==> flow/design.v <==
module alu (
  input [32-1:0] a, b, 
  input [6-1:0] s,
  output [32-1:0] y,
  output zero );
  assign y = s==6'b100000 ? a+b:
	  s==6'b100010 ? a-b:
	  s==6'b100100 ? a & b:
	  s==6'b100101 ? a | b:
	  s==6'b100110 ? a ^ b:
	  s==6'b100111 ? ~ (a | b):
	  b;
  assign zero = (y == 32'b0);
endmodule
module rfile (
 input clk,
 input [5-1:0] a1, a2, a3,
 output [32-1:0] rd1, rd2,
 input [32-1:0] wd3,
 input we3);
	reg [32-1:0] rf[0:32-1];
	assign rd1 = |a1 == 0 ? 0 : rf[a1];
	assign rd2 = |a2 == 0 ? 0 : rf[a2];
	always @(negedge clk) 
		if(we3) rf[a3] <= wd3;
endmodule
module mipse(
input clk, rst_n,
input [32-1:0] instr,
input [32-1:0] readdata,
output reg [32-1:0] pc,
output [32-1:0] aluout,
output [32-1:0] writedata,
output memwrite);
reg [32-1:0] pcplus4D ;
wire [32-1:0] pcplus4F ;
wire [32-1:0] pcbranchD ;
reg [32-1:0] instrD ;
wire stall;
wire btakenD;
assign pcplus4F = pc + 4;
always @(posedge clk or negedge rst_n)
begin 
   if(!rst_n) instrD <= 0;
   else if(!stall) instrD <= instr;
end
always @(posedge clk or negedge rst_n)
begin 
   if(!rst_n) pcplus4D <= 0;
   else if(!stall) pcplus4D <= pcplus4F;
end
always @(posedge clk or negedge rst_n)
begin 
   if(!rst_n) pc <= 0;
   else if(!stall & btakenD)
     pc <= pcbranchD;
   else if(!stall)
     pc <= pcplus4F;
end
wire [5-1:0] rsD, rdD, rtD, cadrW;
wire [6-1:0] opcodeD;
wire [5-1:0] shamtD;
wire [6-1:0] funcD;
wire sw_opD, addi_opD, lw_opD, alu_opD;
wire lui_opD, ori_opD, beq_opD, bne_opD, branchD;
wire grade_opD;
wire regwriteD, memtoregD;
wire [6-1:0] alucomD;
wire [16-1:0] immD;
reg [5-1:0] writeregW;
wire [32-1:0] rd1D, rd2D, rd1fD, rd2fD;
wire memwriteD;
wire slti_opD;
reg [5-1:0] rsE, rtE, rdE;
wire [32-1:0] signimmD;
reg [32-1:0] signimmE, rd1E, rd2E;
wire [32-1:0] resultW;
reg [6-1:0] alucomE;
reg regwriteE, memtoregE, alusrcE, regdstE;
reg memtoregM;
reg memwriteE;
reg regwriteW;
reg [5-1:0] writeregM;
reg regwriteM;
reg [32-1:0] aluoutM;
wire mult_opD;
reg mult_opE;
wire [32-1:0] multoutE;
reg grade_opE;
wire [2:0] gradeoutE;
reg slti_opE;
wire [5-1:0] writeregE;
wire lwstall, branchstall;
assign {opcodeD, rsD, rtD, rdD, shamtD, funcD} = instrD;
assign immD = instrD[16-1:0];
assign sw_opD = (opcodeD == 6'b101011);
assign lw_opD = (opcodeD == 6'b100011);
assign alu_opD = (opcodeD == 6'b000000) & (
		(funcD[5:3] == 3'b100)|(funcD == 6'b011000) );
assign mult_opD = (opcodeD == 6'b000000) & (funcD == 6'b011000);
assign addi_opD = (opcodeD == 6'b001000);
assign ori_opD = (opcodeD == 6'b001101);
assign lui_opD = (opcodeD == 6'b001111);
assign grade_opD = (opcodeD == 6'b101100);
assign slti_opD = (opcodeD == 6'b001010);
assign beq_opD = (opcodeD == 6'b000100);
assign bne_opD = (opcodeD == 6'b000101);
assign branchD = beq_opD | bne_opD;
assign memwriteD = sw_opD | grade_opD;
rfile rfile_1(.clk(clk), .rd1(rd1D), .a1(rsD), .rd2(rd2D), .a2(rtD),
    .wd3(resultW), .a3(writeregW), .we3(regwriteW));
assign alucomD = (addi_opD|lw_opD|sw_opD|grade_opD) ?
		6'b100000: ori_opD ? 6'b100101:
		(lui_opD) ? 6'b000001: (slti_opD) ? 6'b100010: funcD;
assign regwriteD = lw_opD | alu_opD | lui_opD | addi_opD | ori_opD | slti_opD ;
assign memtoregD = lw_opD ;
assign lwstall = ( (rsD == rtE) | (rtD == rtE) ) & memtoregE ;
assign branchstall = (branchD & regwriteE & (writeregE == rsD | writeregE == rtD)) |
				(branchD & memtoregM & (writeregM == rsD | writeregM == rtD)) ;
assign stall = lwstall | branchstall;
assign rd1fD = (rsD !=0) & (rsD == writeregM) & regwriteM  ? aluoutM: rd1D ;
assign rd2fD = (rtD !=0) & (rtD == writeregM) & regwriteM  ? aluoutM: rd2D ;
assign btakenD = beq_opD & (rd1fD == rd2fD) | bne_opD & (rd1fD != rd2fD);
assign signimmD = ori_opD ?  {16'b0,immD} :
				lui_opD ? {immD, 16'b0} :
				{{16{immD[15]}},immD} ;
assign pcbranchD = pcplus4D + {signimmD[29:0],2'b00};
always @(posedge clk) begin
  if(!stall) begin
	slti_opE <= slti_opD;
	grade_opE <= grade_opD;
	mult_opE <= mult_opD;
	rd1E <= rd1fD;
	rd2E <= rd2fD;
	signimmE <= signimmD;
	alucomE <= alucomD;
	alusrcE <= ~alu_opD;
	regdstE <= alu_opD;  end
end
always @(posedge clk or negedge rst_n) begin
	if(!rst_n) begin
		rsE <= 0;
		rtE <= 0;
		rdE <= 0;
		memtoregE <= 0;
		regwriteE <= 0;
		memwriteE <= 0; end
	else if(stall) begin
		rsE <= 0;
		rtE <= 0;
		rdE <= 0;
		memtoregE <= 0;
		regwriteE <= 0;
		memwriteE <= 0; end
	else begin
		rsE <= rsD;
		rtE <= rtD;
		rdE <= rdD;
		memtoregE <= memtoregD;
		regwriteE <= regwriteD;
		memwriteE <= memwriteD; end
end
wire [32-1:0] srcaE, writedataE, srcbE, aluoutE;
reg [32-1:0] writedataM;
reg memwriteM;
assign srcaE = regwriteM & rsE!=0 & writeregM == rsE  ? aluoutM :
				regwriteW & rsE!=0 & writeregW == rsE ? resultW : rd1E;
assign writedataE = regwriteM & rtE!=0 & writeregM == rtE ? aluoutM :
				regwriteW & rtE!=0 & writeregW == rtE ? resultW : rd2E;
assign srcbE = alusrcE ? signimmE : writedataE;
assign writeregE = regdstE ? rdE: rtE;
assign multoutE = srcaE * srcbE;
assign gradeoutE =
	(writedataE >= 85) ? 5:
	(writedataE < 85 && writedataE >= 60) ? 4:
	(writedataE < 60 && writedataE >= 40) ? 3:
	(writedataE < 40 && writedataE >= 10) ? 2:
	1;
alu alu_1(.a(srcaE), .b(srcbE), .s(alucomE), .y(aluoutE));
always @(posedge clk) begin
	if(slti_opE) aluoutM <= {31'b0,aluoutE[31]};
	else if(mult_opE) aluoutM <= multoutE;
	else aluoutM <= aluoutE;
		memtoregM <= memtoregE;
	if(grade_opE) writedataM <= {{(32-3){1'b0}}, gradeoutE};
	else writedataM <= writedataE;
		writeregM <= writeregE;
end
always @(posedge clk or negedge rst_n) begin
	if(!rst_n) begin
		regwriteM <= 0;
		memwriteM <= 0; end
	else begin
		regwriteM <= regwriteE;
		memwriteM <= memwriteE; end
end
reg [32-1:0] readdataW, aluoutW;
reg memtoregW;
assign aluout = aluoutM;
assign writedata = writedataM;
assign memwrite = memwriteM;
always @(posedge clk) begin
	readdataW <= readdata;
	aluoutW <= aluoutM;
	memtoregW <= memtoregM;
	writeregW <= writeregM;
end
always @(posedge clk or negedge rst_n) begin
	if(!rst_n) 
		regwriteW <= 0;
	else 
		regwriteW <= regwriteM;
end
assign resultW = memtoregW ? readdataW: aluoutW;
endmodule
[Tool chain data of mipse]
The steps from the RTL of mipse to its reports follow in flow order.
Line numbers count from 1 in the design file above.
Operators: Yosys type, input widths -> output width; for muxes data width and select width s.
A cell with -- has no value.
Inputs
  top: mipse
  clock port: clk
  standard-cell library: sky130hd
  corner: tt_025C_1v80

[Word level]
Source: Yosys, flattened and elaborated, memories not mapped. Widths are those after wreduce. Registers that Yosys merges into a memory's read port (data or address) are not register bits. Print and check cells do not count.
Memory sizes are those after Yosys's memory passes, which may raise the word count (mostly to a power of two), join words into wider ones and drop unused or constant bits.
Storage and ports
  register bits: 364
  memory bits (writable): 1024
  memories: 1
  output and inout port bits: 97
  elaborated cells: 180
Memory list
  rfile_1.rf: depth 32, bits a word 32, rd ports 2, wr ports 1, RTL line 21  | reg [32-1:0] rf[0:32-1];
Operators by class
  add/sub/neg operators: 4
  multiply operators: 1
  $lt $le $gt $ge: 7
  equal/unequal tests: 32
  multiplexer cells: 40
  bitwise gates (word level): 44
  reductions and logical operators: 16
Operators by type and width (number)
  $mul 32x32->32: 1
  $mux 32: 20
  $add 32x32->32: 2
  $ge 32x6->1 const B: 2
  $lt 32x6->1 const B: 2
  $logic_not 32->1: 2
  $eq 5x5->1: 12
  $eq 6x6->1 const B: 9
  $add 32x3->32 const B: 1
  $sub 32x32->32: 1
  $eq 32x32->1: 1
  $ne 32x32->1: 1
  $and 32x32->32: 1
  $or 32x32->32: 1
  $xor 32x32->32: 1
  $ge 32x4->1 const B: 1
  $ge 32x7->1 const B: 1
  $lt 32x7->1 const B: 1
  $not 32->32: 1
  $mux 31: 1
  $mux 30: 1
  $mux 5: 5
  $eq 6x4->1 const B: 4
  $and 1x1->1: 22
  $reduce_bool 5->1: 4
  $or 1x1->1: 17
  $eq 6x3->1 const B: 2
  $mux 6: 2
Not listed: further kinds 14, cells in them 25.

[Longest topological paths]
Depth = most cells in a row (Yosys ltp): at word level without a register or memory, in the mapped netlist without a sequential cell, where the memories' decode and read muxes count.
Logic depth
  depth in word-level cells: 16
  ABC_AREA: 1
  gate-level depth with buffers: 50
  gate-level depth less buffers: 47

[Netlist]
Yosys stat after the flow's synthesis: flattened, memories mapped to cells. It holds for the ABC_AREA given above (unset counts as 0); a run with the other value may have another netlist.
Mapped netlist
  standard cells after synthesis: 10177
  synthesis area: 89002.9 um^2
  flip-flops: 1388
  buffer cells: 637
Cells by type (number)
  sky130_fd_sc_hd__edfxtp_1: 1131
  sky130_fd_sc_hd__fa_1: 411
  sky130_fd_sc_hd__nand2_1: 1726
  sky130_fd_sc_hd__o21ai_0: 1055
  sky130_fd_sc_hd__inv_1: 1271
  sky130_fd_sc_hd__nand3_1: 727
  sky130_fd_sc_hd__a21oi_1: 655
  sky130_fd_sc_hd__nor2_1: 834
  sky130_fd_sc_hd__ha_1: 248
  sky130_fd_sc_hd__dfrtp_1: 117
  sky130_fd_sc_hd__dfxtp_1: 140
  sky130_fd_sc_hd__o211ai_1: 323
  sky130_fd_sc_hd__buf_2: 280
  sky130_fd_sc_hd__nand4_1: 169
  sky130_fd_sc_hd__clkbuf_1: 253
  sky130_fd_sc_hd__xor2_1: 95
  sky130_fd_sc_hd__o22ai_1: 123
  sky130_fd_sc_hd__o21ai_1: 129
Not listed: further types 44, cells in them 490.

Add stored flow runs of mipse

Design mipse on sky130hd. What follows are 2 stored runs of the flow, each under its own settings; their order means nothing. The constraints put input and output delay at 20% of the set period each and load the outputs with 0.01 pF.

Run 1
==> flow/run.sh <==
#!/bin/bash
# the make line also repeats the synthesis and layout settings of config.mk as NAME=value (left out here)
make -C /OpenROAD-flow-scripts/flow DESIGN_CONFIG=/design/flow/config.mk WORK_HOME=/design/flow/orfs CLKGATE_MAP_FILE= finish
==> flow/config.mk <==
export PLATFORM = sky130hd
export DESIGN_NAME = mipse
export DESIGN_NICKNAME = mipse
export VERILOG_FILES = /design/flow/design.v
export SDC_FILE = /design/flow/constraint.sdc
export NUM_CORES = 4
export LEC_CHECK = 0
export ABC_AREA = 1
export CAP_MARGIN = 25
export CELL_PAD_IN_SITES_DETAIL_PLACEMENT = 0
export CELL_PAD_IN_SITES_GLOBAL_PLACEMENT = 2
export CORE_ASPECT_RATIO = 1.1
export CORE_MARGIN = 3
export CORE_UTILIZATION = 18
export CTS_CLUSTER_SIZE = 12
export GPL_ROUTABILITY_DRIVEN = 1
export GPL_TIMING_DRIVEN = 1
export HOLD_SLACK_MARGIN = 0.11
export MAX_ROUTING_LAYER = met4
export MIN_ROUTING_LAYER = met2
export PLACE_DENSITY_LB_ADDON = 0.02
export SETUP_SLACK_MARGIN = 2.48
export SLEW_MARGIN = 20
export TNS_END_PERCENT = 95
==> flow/constraint.sdc <==
create_clock -name core_clock -period 11.2 [get_ports {clk}]
set_input_delay 2.2400 -clock core_clock [delete_from_list [all_inputs] [get_ports {clk}]]
set_output_delay 2.2400 -clock core_clock [all_outputs]
set_load 0.01 [all_outputs]

==> results of run 1 <==
chip area after synthesis (Yosys): 89002.9 um^2
die area: 502944.0 um^2
utilization: 23.8 %
worst setup slack after layout: 2.163 ns
total negative slack: 0.000 ns
worst hold slack: 0.350 ns

Run 2
==> flow/run.sh <==
#!/bin/bash
# the make line also repeats the synthesis and layout settings of config.mk as NAME=value (left out here)
make -C /OpenROAD-flow-scripts/flow DESIGN_CONFIG=/design/flow/config.mk WORK_HOME=/design/flow/orfs CLKGATE_MAP_FILE= finish
==> flow/config.mk <==
export PLATFORM = sky130hd
export DESIGN_NAME = mipse
export DESIGN_NICKNAME = mipse
export VERILOG_FILES = /design/flow/design.v
export SDC_FILE = /design/flow/constraint.sdc
export NUM_CORES = 4
export LEC_CHECK = 0
export CAP_MARGIN = 20
export CELL_PAD_IN_SITES_DETAIL_PLACEMENT = 1
export CORE_MARGIN = 6
export CORE_UTILIZATION = 27
export CTS_CLUSTER_SIZE = 31
export GPL_ROUTABILITY_DRIVEN = 1
export PLACE_DENSITY = 0.78
export SETUP_SLACK_MARGIN = 1.25
export SLEW_MARGIN = 20
==> flow/constraint.sdc <==
create_clock -name core_clock -period 11.2 [get_ports {clk}]
set_input_delay 2.2400 -clock core_clock [delete_from_list [all_inputs] [get_ports {clk}]]
set_output_delay 2.2400 -clock core_clock [all_outputs]
set_load 0.01 [all_outputs]

==> results of run 2 <==
did not finish, routing stopped with GRT-0232
